==> flow/design.v <==
module ControlUnit(
  input  [5:0] io_opcode,
  output       io_output0,
  output       io_output1,
  output       io_output2,
  output       io_output3,
  output       io_output4,
  output       io_output5
);
  assign io_output0 = io_opcode[0];
  assign io_output1 = io_opcode[1];
  assign io_output2 = io_opcode[2];
  assign io_output3 = io_opcode[3];
  assign io_output4 = io_opcode[4];
  assign io_output5 = io_opcode[5];
endmodule
module ALU(
  input  [5:0]  io_sel,
  input  [31:0] io_oper1,
  input  [31:0] io_oper2,
  output reg        io_comparisonResult,
  output reg [31:0] io_result
);
  wire [63:0] product = io_oper1 * io_oper2;
  always @(*) begin
    io_result = 32'h0;
    io_comparisonResult = 1'b0;
    case (io_sel)
      6'b010000: io_result = io_oper1 + io_oper2;           
      6'b010001: io_result = io_oper1 + io_oper2;           
      6'b010010: io_result = io_oper1 - io_oper2;           
      6'b100000: io_result = product[31:0];                 
      6'b000100: io_comparisonResult = 1'b1;                
      6'b000101: io_comparisonResult = io_oper1 == io_oper2;  
      6'b000110: io_comparisonResult = io_oper1 < io_oper2;   
      6'b001000: io_result = io_oper2;                      
      6'b001001: io_result = io_oper1;                      
      6'b001010: io_result = io_oper1;                      
      default: ;
    endcase
  end
endmodule
module RegisterFile(
  input         clock,
  input  [4:0]  io_aSel,
  input  [4:0]  io_bSel,
  input  [31:0] io_writeData,
  input  [4:0]  io_writeSel,
  input         io_writeEnable,
  output [31:0] io_a,
  output [31:0] io_b
);
  reg [31:0] regs [0:31];
  always @(posedge clock) begin
    if (io_writeEnable) begin
      regs[io_writeSel] <= io_writeData;
    end
  end
  assign io_a = regs[io_aSel];
  assign io_b = regs[io_bSel];
endmodule
module ProgramCounter(
  input         clock,
  input         reset,
  input         io_stop,
  input         io_jump,
  input         io_run,
  input  [15:0] io_programCounterJump,
  output [15:0] io_programCounter
);
  reg  [15:0] countReg;
  wire [15:0] adderOutput = countReg + 16'h1;
  wire        stopped = io_stop | ~io_run;
  assign io_programCounter = countReg;
  always @(posedge clock) begin
    if (reset) begin
      countReg <= 16'h0;
    end else if (!stopped) begin
      if (io_jump) begin
        countReg <= io_programCounterJump;
      end else begin
        countReg <= adderOutput;
      end
    end
  end
endmodule
module CPUTop(
  input         clock,
  input         reset,
  input         run,
  output        done,
  output [15:0] imem_addr,
  input  [31:0] imem_rdata,
  output [15:0] dmem_addr,
  input  [31:0] dmem_rdata,
  output        dmem_we,
  output [31:0] dmem_wdata
);
  wire [15:0] pc;
  wire [31:0] instruction = imem_rdata;
  wire [5:0]  opcode = instruction[31:26];
  wire [15:0] data = instruction[15:0];
  wire cu0, cu1, cu2, cu3, cu4, cu5;
  wire [31:0] regA, regB, aluResult;
  wire        cmp;
  wire isSD  = opcode == 6'b001001;
  wire isLD  = opcode == 6'b001010;
  wire isEND = opcode == 6'b111111;
  wire isImm = (opcode == 6'b010000) | (opcode == 6'b001000);
  ControlUnit controlUnit(
    .io_opcode(opcode),
    .io_output0(cu0), .io_output1(cu1), .io_output2(cu2),
    .io_output3(cu3), .io_output4(cu4), .io_output5(cu5)
  );
  wire swapSel = cu2 | isSD;
  wire [4:0] aSel = swapSel ? instruction[25:21] : instruction[20:16];
  wire [4:0] bSel = swapSel ? instruction[20:16] : instruction[15:11];
  wire active = run & ~reset;
  wire regWE = active & (isLD | ((cu5 | cu4 | cu3) & ~isSD & ~isEND));
  wire [31:0] regWD = (isSD | isLD) ? dmem_rdata : aluResult;
  RegisterFile registerFile(
    .clock(clock),
    .io_aSel(aSel), .io_bSel(bSel),
    .io_writeData(regWD), .io_writeSel(instruction[25:21]),
    .io_writeEnable(regWE),
    .io_a(regA), .io_b(regB)
  );
  ALU alu(
    .io_sel(opcode),
    .io_oper1(regA),
    .io_oper2(isImm ? {16'h0, data} : regB),
    .io_comparisonResult(cmp),
    .io_result(aluResult)
  );
  ProgramCounter programCounter(
    .clock(clock), .reset(reset),
    .io_stop(isEND),
    .io_jump(cu2 & cmp),
    .io_run(run),
    .io_programCounterJump(data),
    .io_programCounter(pc)
  );
  assign imem_addr  = pc;
  assign dmem_addr  = isLD ? regA[15:0] : regB[15:0];
  assign dmem_we    = active & isSD;
  assign dmem_wdata = aluResult;
  assign done       = ~run | isEND;
endmodule
### Step by step through the tools: CPUTop

Tool output for the design above before and after an edit, in the order of the flow.
"before" refers to lines of the RTL above, "after" to lines of the edited file.
"difference" is "after" less "before", of the values as shown; "rel. change" is that difference over "before", in percent.
Operators carry their Yosys type and port widths (W data, S select, Z words).
The mark - stands for no value.

| set-up | value |
|---|---|
| top module | CPUTop |
| clock input | clock |
| cell library | sky130hd |
| corner | tt_025C_1v80 |

### Diff

Unified diff, file above to edited file.
The edit is scripted: it alters the design's behaviour and was not made to optimise anything.

```diff
@@ -74,7 +74,5 @@
   assign io_programCounter = countReg;
   always @(posedge clock) begin
-    if (reset) begin
-      countReg <= 16'h0;
-    end else if (!stopped) begin
+    if (!stopped) begin
       if (io_jump) begin
         countReg <= io_programCounterJump;
```

### After elaboration

Yosys after proc, flatten, opt, wreduce and memory -nomap, before mapping. Enables and synchronous resets that opt folds into registers are not counted as muxes. Memory bits, and registers merged into a memory's read port (data or address), are not among the register bits. Print and check cells are not counted. Equal cells are merged and count once.
Memory sizes are those after Yosys's memory passes, which may raise the word count (mostly to a power of two), join words into wider ones and drop unused or constant bits.

Operators by class:

| what | before | after | difference | rel. change (%) |
|---|---|---|---|---|
| add/sub/neg operators | 3 | 3 | 0 | 0.00 |
| $mul | 1 | 1 | 0 | 0.00 |
| magnitude comparators | 1 | 1 | 0 | 0.00 |
| equality and inequality tests | 12 | 12 | 0 | 0.00 |
| multiplexer cells | 11 | 11 | 0 | 0.00 |
| bitwise operators | 17 | 17 | 0 | 0.00 |
| reduce/logical cells | 2 | 2 | 0 | 0.00 |

Operator list:

| kind | before | after | difference | rel. change (%) |
|---|---|---|---|---|
| $or A1 B1 Y1 | 7 | 7 | 0 | 0.00 |
| $and A1 B1 Y1 | 6 | 6 | 0 | 0.00 |
| $not A1 Y1 | 4 | 4 | 0 | 0.00 |
| $eq A6 B3 Y1 const B | 3 | 3 | 0 | 0.00 |
| $eq A6 B4 Y1 const B | 3 | 3 | 0 | 0.00 |
| $eq A6 B5 Y1 const B | 3 | 3 | 0 | 0.00 |
| $mux W32 | 3 | 3 | 0 | 0.00 |
| $mux W5 | 3 | 3 | 0 | 0.00 |
| $eq A6 B6 Y1 const B | 2 | 2 | 0 | 0.00 |
| $mux W16 | 2 | 2 | 0 | 0.00 |
| $reduce_or A2 Y1 | 2 | 2 | 0 | 0.00 |
| $add A16 B1 Y16 const B | 1 | 1 | 0 | 0.00 |
| $add A32 B32 Y32 | 1 | 1 | 0 | 0.00 |
| $eq A32 B32 Y1 | 1 | 1 | 0 | 0.00 |
| $lt A32 B32 Y1 | 1 | 1 | 0 | 0.00 |
| $mul A32 B32 Y32 | 1 | 1 | 0 | 0.00 |
| $mux W1 | 1 | 1 | 0 | 0.00 |
| $pmux W1 S3 | 1 | 1 | 0 | 0.00 |
| $pmux W32 S5 | 1 | 1 | 0 | 0.00 |
| $sub A32 B32 Y32 | 1 | 1 | 0 | 0.00 |

Word-level totals:

| what | before | after | difference | rel. change (%) |
|---|---|---|---|---|
| flip-flop bits (word level) | 16 | 16 | 0 | 0.00 |
| memory bits (writable) | 1024 | 1024 | 0 | 0.00 |
| memories | 1 | 1 | 0 | 0.00 |
| output and inout bits | 66 | 66 | 0 | 0.00 |
| word-level cells | 49 | 49 | 0 | 0.00 |

Memories:

| what | before | after |
|---|---|---|
| shape (words x width / read and write ports) | registerFile.regs 32 x 32 bit 2R1W | registerFile.regs 32 x 32 bit 2R1W |

### Longest topological paths

Depth = most cells in a row (Yosys ltp): at word level without a register or memory, in the mapped netlist without a sequential cell, where the memories' decode and read muxes count.

Depth:

| what | before | after | difference | rel. change (%) |
|---|---|---|---|---|
| word-level depth | 7 | 7 | 0 | 0.00 |
| ABC_AREA | 0 | 0 | - | - |
| depth in mapped cells | 48 | 48 | 0 | 0.00 |
| mapped depth without buffers | 38 | 39 | +1 | +2.63 |

### Netlist

Source: synth_stat.txt of the flow (Yosys; design flattened, memories mapped). It holds for the ABC_AREA given above (unset counts as 0); a run with the other value may have another netlist.

Mapped netlist:

| what | before | after | difference | rel. change (%) |
|---|---|---|---|---|
| mapped cells | 7199 | 7326 | +127 | +1.76 |
| synthesis area (um^2) | 71636.2 | 72517.0 | +880.8 | +1.23 |
| flip-flop cells | 1040 | 1040 | 0 | 0.00 |

Cell types:

| cell | before | after | difference | rel. change (%) |
|---|---|---|---|---|
| sky130_fd_sc_hd__nand2_1 | 1603 | 1708 | +105 | +6.55 |
| sky130_fd_sc_hd__a311oi_1 | 108 | 190 | +82 | +75.93 |
| sky130_fd_sc_hd__a21oi_1 | 184 | 136 | -48 | -26.09 |
| sky130_fd_sc_hd__o21ai_0 | 109 | 152 | +43 | +39.45 |
| sky130_fd_sc_hd__nor2_1 | 488 | 451 | -37 | -7.58 |
| sky130_fd_sc_hd__mux2i_1 | 198 | 166 | -32 | -16.16 |
| sky130_fd_sc_hd__a211oi_1 | 197 | 165 | -32 | -16.24 |
| sky130_fd_sc_hd__and2_1 | 42 | 74 | +32 | +76.19 |
| sky130_fd_sc_hd__buf_4 | 59 | 84 | +25 | +42.37 |
| sky130_fd_sc_hd__buf_2 | 207 | 184 | -23 | -11.11 |
| sky130_fd_sc_hd__and3_1 | 237 | 258 | +21 | +8.86 |
| sky130_fd_sc_hd__a22oi_1 | 35 | 15 | -20 | -57.14 |
| sky130_fd_sc_hd__edfxtp_1 | 1024 | 1040 | +16 | +1.56 |
| sky130_fd_sc_hd__a32oi_1 | 37 | 21 | -16 | -43.24 |
| sky130_fd_sc_hd__dfxtp_1 | 16 | 0 | -16 | -100.00 |
| sky130_fd_sc_hd__a31oi_1 | 156 | 141 | -15 | -9.62 |
| sky130_fd_sc_hd__a2111oi_0 | 29 | 16 | -13 | -44.83 |
| sky130_fd_sc_hd__clkbuf_1 | 179 | 191 | +12 | +6.70 |

Not every row of either side is listed.
The figures by module come from a second, unflattened synthesis with its own total; it is not the netlist above.

Unflattened totals:

| what | before | after | difference | rel. change (%) |
|---|---|---|---|---|
| cells (unflattened synthesis) | 5985 | 5941 | -44 | -0.74 |
| area (unflattened synthesis) (um^2) | 70931.8 | 70841.7 | -90.1 | -0.13 |

Each row is one instance without its submodules.

Modules, before:

| module | times used | cells | area (um^2) | seq. area (um^2) |
|---|---|---|---|---|
| RegisterFile | 1 | 3386 | 48789.3 | 30749.5 |
| ALU | 1 | 2341 | 19751.4 | 0.0 |
| CPUTop | 1 | 117 | 1298.7 | 0.0 |
| ProgramCounter | 1 | 135 | 1047.3 | 320.3 |
| ControlUnit | 1 | 6 | 45.0 | 0.0 |

Modules, after:

| module | times used | cells | area (um^2) | seq. area (um^2) |
|---|---|---|---|---|
| RegisterFile | 1 | 3386 | 48789.3 | 30749.5 |
| ALU | 1 | 2341 | 19751.4 | 0.0 |
| CPUTop | 1 | 117 | 1298.7 | 0.0 |
| ProgramCounter | 1 | 91 | 957.2 | 480.5 |
| ControlUnit | 1 | 6 | 45.0 | 0.0 |

### Path before layout

OpenSTA on the mapped netlist: ideal clock, no wires. The path of least setup slack (recovery checks aside). Input and output delay are each 20% of the period. Register names are those of the netlist, which keeps one name where synthesis merged equal registers.

Timing after synthesis:

| what | before | after | difference | rel. change (%) |
|---|---|---|---|---|
| kind | input to output | input to output | - | - |
| start point | input port imem_rdata[30] | input port imem_rdata[31] | - | - |
| end point | output port dmem_wdata[30] | output port dmem_wdata[30] | - | - |
| period (ns) | 17.5 | 17.5 | 0.0 | 0.00 |
| output delay (ns) | 3.500 | 3.500 | 0.000 | 0.00 |
| launch time at the first pin (ns) | 3.500 | 3.500 | 0.000 | 0.00 |
| arrival (ns) | 13.421 | 13.333 | -0.088 | -0.66 |
| required time (ns) | 14.000 | 14.000 | 0.000 | 0.00 |
| slack (ns) | 0.579 | 0.667 | +0.088 | - |
| delay of the path (ns) | 9.921 | 9.833 | -0.088 | -0.89 |
| stages | 41 | 44 | +3 | +7.32 |
| buffers on the path | 7 | 8 | +1 | +14.29 |
| synthesis period reached (ns) | 16.921 | 16.833 | -0.088 | -0.52 |

"delay of the path" = arrival - input delay + setup time.
A path that ends at an output port has no setup time.
"stages": output pins that drive a net of the path, with the launching flip-flop's if there is one; two outputs of one cell count as two.
"synthesis period reached" is the clock period less the worst setup slack; recovery checks do not enter. This is arithmetic on one report: input and output delays are still those of the set period (20% each).
Between the ends stands the longest chain of elaborated cells between them, by number of cells; it is not shown to be the way that was timed. Of several equally long chains one is given.
A line is the first line of the expression or statement that the cell stems from. Yosys adds cells for indexed reads and writes and turns some case tables into memories.
A memory read counts as a cell of the chain, while the word-level depth stops at memories.

| on the way, after synthesis, before | value |
|---|---|
| path through | sky130_fd_sc_hd__buf_2 -> sky130_fd_sc_hd__nor3_4 -> sky130_fd_sc_hd__mux2_4 -> sky130_fd_sc_hd__nand2_1 -> sky130_fd_sc_hd__buf_6 -> sky130_fd_sc_hd__buf_6 -> sky130_fd_sc_hd__buf_2 -> sky130_fd_sc_hd__buf_2 -> sky130_fd_sc_hd__clkbuf_1 -> sky130_fd_sc_hd__nand2_1 -> sky130_fd_sc_hd__a311oi_1 -> sky130_fd_sc_hd__a31o_2 -> sky130_fd_sc_hd__o22ai_1 -> sky130_fd_sc_hd__a211oi_1 -> sky130_fd_sc_hd__clkinv_1 -> sky130_fd_sc_hd__clkbuf_1 -> sky130_fd_sc_hd__nor2_1 -> sky130_fd_sc_hd__fa_1 -> [... 5 more ...] -> sky130_fd_sc_hd__fa_1 -> sky130_fd_sc_hd__inv_1 -> sky130_fd_sc_hd__fa_1 -> sky130_fd_sc_hd__inv_1 -> sky130_fd_sc_hd__fa_1 -> sky130_fd_sc_hd__fa_1 -> sky130_fd_sc_hd__ha_1 -> sky130_fd_sc_hd__o21a_1 -> sky130_fd_sc_hd__o21ai_0 -> sky130_fd_sc_hd__nand2b_1 -> sky130_fd_sc_hd__a31oi_1 -> sky130_fd_sc_hd__o21ai_0 -> sky130_fd_sc_hd__a41o_1 -> sky130_fd_sc_hd__or2_2 -> sky130_fd_sc_hd__a2111oi_0 -> sky130_fd_sc_hd__mux2_2 -> sky130_fd_sc_hd__nor4_1 -> sky130_fd_sc_hd__o21ai_0 |
| cells in the longest elaborated chain | 7 |
| elaborated cells on any way between the ends | 19 |

Ends and longest elaborated chain, after synthesis, before:

| what | line | text |
|---|---|---|
| start: declaration | 93 | `input  [31:0] imem_rdata,` |
| $eq A6 B4 Y1 | 106 | `wire isSD  = opcode == 6'b001001;` |
| $or A1 B1 Y1 | 115 | `wire swapSel = cu2 \| isSD;` |
| $mux W5 | 117 | `wire [4:0] bSel = swapSel ? instruction[20:16] : instruction[15:11];` |
| $mem_v2 Z32 W32 | 53 | `reg [31:0] regs [0:31];` |
| $mux W32 | 131 | `.io_oper2(isImm ? {16'h0, data} : regB),` |
| $mul A32 B32 Y32 | 24 |  |
| $pmux W32 S5 | 28 | `case (io_sel)` |
| end: declaration | 97 | `output [31:0] dmem_wdata` |

| on the way, after synthesis, after | value |
|---|---|
| path through | sky130_fd_sc_hd__buf_2 -> sky130_fd_sc_hd__nor3b_4 -> sky130_fd_sc_hd__mux2_2 -> sky130_fd_sc_hd__nor2_1 -> sky130_fd_sc_hd__buf_2 -> sky130_fd_sc_hd__buf_4 -> sky130_fd_sc_hd__buf_2 -> sky130_fd_sc_hd__buf_2 -> sky130_fd_sc_hd__buf_2 -> sky130_fd_sc_hd__nand2_1 -> sky130_fd_sc_hd__o32ai_1 -> sky130_fd_sc_hd__o211ai_1 -> sky130_fd_sc_hd__a211o_1 -> sky130_fd_sc_hd__o21ai_0 -> sky130_fd_sc_hd__clkbuf_1 -> sky130_fd_sc_hd__clkinv_1 -> sky130_fd_sc_hd__clkbuf_1 -> sky130_fd_sc_hd__nor2_1 -> [... 8 more ...] -> sky130_fd_sc_hd__fa_1 -> sky130_fd_sc_hd__inv_1 -> sky130_fd_sc_hd__fa_1 -> sky130_fd_sc_hd__fa_1 -> sky130_fd_sc_hd__ha_1 -> sky130_fd_sc_hd__o21a_1 -> sky130_fd_sc_hd__o21ai_0 -> sky130_fd_sc_hd__nand2b_1 -> sky130_fd_sc_hd__nand2_1 -> sky130_fd_sc_hd__nand2_1 -> sky130_fd_sc_hd__o21ai_0 -> sky130_fd_sc_hd__a31oi_1 -> sky130_fd_sc_hd__a21oi_1 -> sky130_fd_sc_hd__nor2b_1 -> sky130_fd_sc_hd__o21a_1 -> sky130_fd_sc_hd__o41a_1 -> sky130_fd_sc_hd__mux2i_1 -> sky130_fd_sc_hd__a211o_1 |
| cells in the longest elaborated chain | 7 |
| elaborated cells on any way between the ends | 19 |

Ends and longest elaborated chain, after synthesis, after:

| what | line | text |
|---|---|---|
| start: declaration | 91 | `input  [31:0] imem_rdata,` |
| $eq A6 B4 Y1 | 104 | `wire isSD  = opcode == 6'b001001;` |
| $or A1 B1 Y1 | 113 | `wire swapSel = cu2 \| isSD;` |
| $mux W5 | 115 | `wire [4:0] bSel = swapSel ? instruction[20:16] : instruction[15:11];` |
| $mem_v2 Z32 W32 | 53 | `reg [31:0] regs [0:31];` |
| $mux W32 | 129 | `.io_oper2(isImm ? {16'h0, data} : regB),` |
| $mul A32 B32 Y32 | 24 |  |
| $pmux W32 S5 | 28 | `case (io_sel)` |
| end: declaration | 95 | `output [31:0] dmem_wdata` |

### Path in the finished layout

From the final timing report of each run of pair 1: the path of least setup slack in the routed layout; clock arrival at registers is part of the times.

Timing after layout:

| what | before | after | difference | rel. change (%) |
|---|---|---|---|---|
| kind | input to output | input to output | - | - |
| start point | input port imem_rdata[30] | input port imem_rdata[31] | - | - |
| end point | output port dmem_wdata[30] | output port dmem_wdata[30] | - | - |
| period (ns) | 17.5 | 17.5 | 0.0 | 0.00 |
| output delay (ns) | 3.50 | 3.50 | 0.00 | 0.00 |
| launch time at the first pin (ns) | 3.50 | 3.50 | 0.00 | 0.00 |
| arrival (ns) | 13.73 | 14.00 | +0.27 | +1.97 |
| required time (ns) | 14.00 | 14.00 | 0.00 | 0.00 |
| slack (ns) | 0.27 | 0.00 | -0.27 | - |
| stages | 45 | 45 | 0 | 0.00 |
| buffers on the path | 15 | 10 | -5 | -33.33 |

Between the ends stands the longest chain of elaborated cells between them, by number of cells; it is not shown to be the way that was timed. Of several equally long chains one is given.
A memory read counts as a cell of the chain, while the word-level depth stops at memories.

| on the way, after layout, before | value |
|---|---|
| path through | sky130_fd_sc_hd__clkbuf_2 -> sky130_fd_sc_hd__nor3_4 -> sky130_fd_sc_hd__buf_6 -> sky130_fd_sc_hd__buf_6 -> sky130_fd_sc_hd__a21oi_4 -> sky130_fd_sc_hd__buf_12 -> sky130_fd_sc_hd__buf_4 -> sky130_fd_sc_hd__o21ai_4 -> sky130_fd_sc_hd__buf_12 -> sky130_fd_sc_hd__buf_12 -> sky130_fd_sc_hd__buf_4 -> sky130_fd_sc_hd__nand2_1 -> sky130_fd_sc_hd__a32oi_1 -> sky130_fd_sc_hd__nand4_1 -> sky130_fd_sc_hd__and4_2 -> sky130_fd_sc_hd__buf_12 -> sky130_fd_sc_hd__buf_4 -> sky130_fd_sc_hd__clkinv_1 -> [... 9 more ...] -> sky130_fd_sc_hd__fa_1 -> sky130_fd_sc_hd__fa_1 -> sky130_fd_sc_hd__fa_1 -> sky130_fd_sc_hd__fa_1 -> sky130_fd_sc_hd__ha_1 -> sky130_fd_sc_hd__or3_1 -> sky130_fd_sc_hd__a31oi_1 -> sky130_fd_sc_hd__buf_4 -> sky130_fd_sc_hd__o21ai_0 -> sky130_fd_sc_hd__a41o_1 -> sky130_fd_sc_hd__or2_4 -> sky130_fd_sc_hd__a2111oi_4 -> sky130_fd_sc_hd__buf_4 -> sky130_fd_sc_hd__mux2_4 -> sky130_fd_sc_hd__nor4_4 -> sky130_fd_sc_hd__buf_4 -> sky130_fd_sc_hd__o21ai_2 -> sky130_fd_sc_hd__buf_2 |
| cells in the longest elaborated chain | 7 |
| elaborated cells on any way between the ends | 19 |

Ends and longest elaborated chain, after layout, before:

| what | line | text |
|---|---|---|
| start: declaration | 93 | `input  [31:0] imem_rdata,` |
| $eq A6 B4 Y1 | 106 | `wire isSD  = opcode == 6'b001001;` |
| $or A1 B1 Y1 | 115 | `wire swapSel = cu2 \| isSD;` |
| $mux W5 | 117 | `wire [4:0] bSel = swapSel ? instruction[20:16] : instruction[15:11];` |
| $mem_v2 Z32 W32 | 53 | `reg [31:0] regs [0:31];` |
| $mux W32 | 131 | `.io_oper2(isImm ? {16'h0, data} : regB),` |
| $mul A32 B32 Y32 | 24 |  |
| $pmux W32 S5 | 28 | `case (io_sel)` |
| end: declaration | 97 | `output [31:0] dmem_wdata` |

| on the way, after layout, after | value |
|---|---|
| path through | sky130_fd_sc_hd__dlygate4sd2_1 -> sky130_fd_sc_hd__buf_4 -> sky130_fd_sc_hd__nor3b_4 -> sky130_fd_sc_hd__buf_12 -> sky130_fd_sc_hd__mux2i_4 -> sky130_fd_sc_hd__buf_4 -> sky130_fd_sc_hd__and3_1 -> sky130_fd_sc_hd__a211oi_1 -> sky130_fd_sc_hd__o21ai_0 -> sky130_fd_sc_hd__a32o_2 -> sky130_fd_sc_hd__nor3b_2 -> sky130_fd_sc_hd__o2bb2ai_2 -> sky130_fd_sc_hd__buf_12 -> sky130_fd_sc_hd__clkinvlp_4 -> sky130_fd_sc_hd__buf_2 -> sky130_fd_sc_hd__nor2_1 -> sky130_fd_sc_hd__fa_1 -> sky130_fd_sc_hd__fa_1 -> [... 9 more ...] -> sky130_fd_sc_hd__inv_1 -> sky130_fd_sc_hd__ha_1 -> sky130_fd_sc_hd__a21o_1 -> sky130_fd_sc_hd__a21o_1 -> sky130_fd_sc_hd__a41o_1 -> sky130_fd_sc_hd__o21a_1 -> sky130_fd_sc_hd__o22ai_1 -> sky130_fd_sc_hd__buf_4 -> sky130_fd_sc_hd__a31oi_2 -> sky130_fd_sc_hd__a21oi_2 -> sky130_fd_sc_hd__nor2b_1 -> sky130_fd_sc_hd__o21a_1 -> sky130_fd_sc_hd__o41a_1 -> sky130_fd_sc_hd__mux2i_1 -> sky130_fd_sc_hd__buf_4 -> sky130_fd_sc_hd__a211o_4 -> sky130_fd_sc_hd__buf_12 -> sky130_fd_sc_hd__dlygate4sd2_1 |
| cells in the longest elaborated chain | 7 |
| elaborated cells on any way between the ends | 19 |

Ends and longest elaborated chain, after layout, after:

| what | line | text |
|---|---|---|
| start: declaration | 91 | `input  [31:0] imem_rdata,` |
| $eq A6 B4 Y1 | 104 | `wire isSD  = opcode == 6'b001001;` |
| $or A1 B1 Y1 | 113 | `wire swapSel = cu2 \| isSD;` |
| $mux W5 | 115 | `wire [4:0] bSel = swapSel ? instruction[20:16] : instruction[15:11];` |
| $mem_v2 Z32 W32 | 53 | `reg [31:0] regs [0:31];` |
| $mux W32 | 129 | `.io_oper2(isImm ? {16'h0, data} : regB),` |
| $mul A32 B32 Y32 | 24 |  |
| $pmux W32 S5 | 28 | `case (io_sel)` |
| end: declaration | 95 | `output [31:0] dmem_wdata` |

### Flow runs

Both versions went through the flow (Yosys, OpenROAD) with the same settings in each pair. Constraints: input delay and output delay 20% of the set period each, output load 0.01 pF.

| flow settings, pair 1 | value |
|---|---|
| period_ns | 17.5 |
| CAP_MARGIN | 20 |
| CORE_MARGIN | 2 |
| CORE_UTILIZATION | 40 |
| SLEW_MARGIN | 20 |

Results, pair 1:

| what | before | after | difference | rel. change (%) |
|---|---|---|---|---|
| post-synthesis cell area (um^2) | 71636.2 | 72517.0 | +880.8 | +1.23 |
| die footprint (um^2) | 182491.0 | 184715.0 | +2224.0 | +1.22 |
| standard-cell area after layout (um^2) | 88803.9 | 90254.1 | +1450.2 | +1.63 |
| utilization of the finished layout (%) | 49.8 | 50.0 | +0.2 | - |
| worst setup slack after layout (ns) | 0.267 | 0.004 | -0.263 | - |
| setup TNS (ns) | 0.000 | 0.000 | 0.000 | - |
| post-route worst hold slack (ns) | 0.517 | 0.689 | +0.172 | - |
| clock period achieved (ns) | 17.233 | 17.496 | +0.263 | +1.53 |

| flow settings, pair 2 | value |
|---|---|
| CELL_PAD_IN_SITES_GLOBAL_PLACEMENT | 3 |
| CORE_ASPECT_RATIO | 0.84 |
| CORE_UTILIZATION | 32 |
| CTS_CLUSTER_DIAMETER | 204 |
| CTS_CLUSTER_SIZE | 62 |
| GPL_ROUTABILITY_DRIVEN | 0 |
| HOLD_SLACK_MARGIN | 0.3 |
| PLACE_DENSITY_LB_ADDON | 0.18 |
| SLEW_MARGIN | 20 |
| TNS_END_PERCENT | 85 |
| period_ns | 11.4 |
| CAP_MARGIN | 20 |
| CORE_MARGIN | 2 |

Results, pair 2:

| what | before | after | difference | rel. change (%) |
|---|---|---|---|---|
| post-synthesis cell area (um^2) | 71636.2 | 72517.0 | +880.8 | +1.23 |
| die footprint (um^2) | 227678.0 | 230455.0 | +2777.0 | +1.22 |
| standard-cell area after layout (um^2) | 95138.7 | 98476.9 | +3338.2 | +3.51 |
| utilization of the finished layout (%) | 42.7 | 43.6 | +0.9 | - |
| worst setup slack after layout (ns) | -3.201 | -3.192 | +0.009 | - |
| setup TNS (ns) | -189.644 | -283.566 | -93.922 | - |
| post-route worst hold slack (ns) | 0.525 | 0.730 | +0.205 | - |
| clock period achieved (ns) | 14.601 | 14.592 | -0.009 | -0.06 |

"clock period achieved" means the clock period less the worst setup slack. The figure is calculated, with input and output delays left at 20% of the set period.
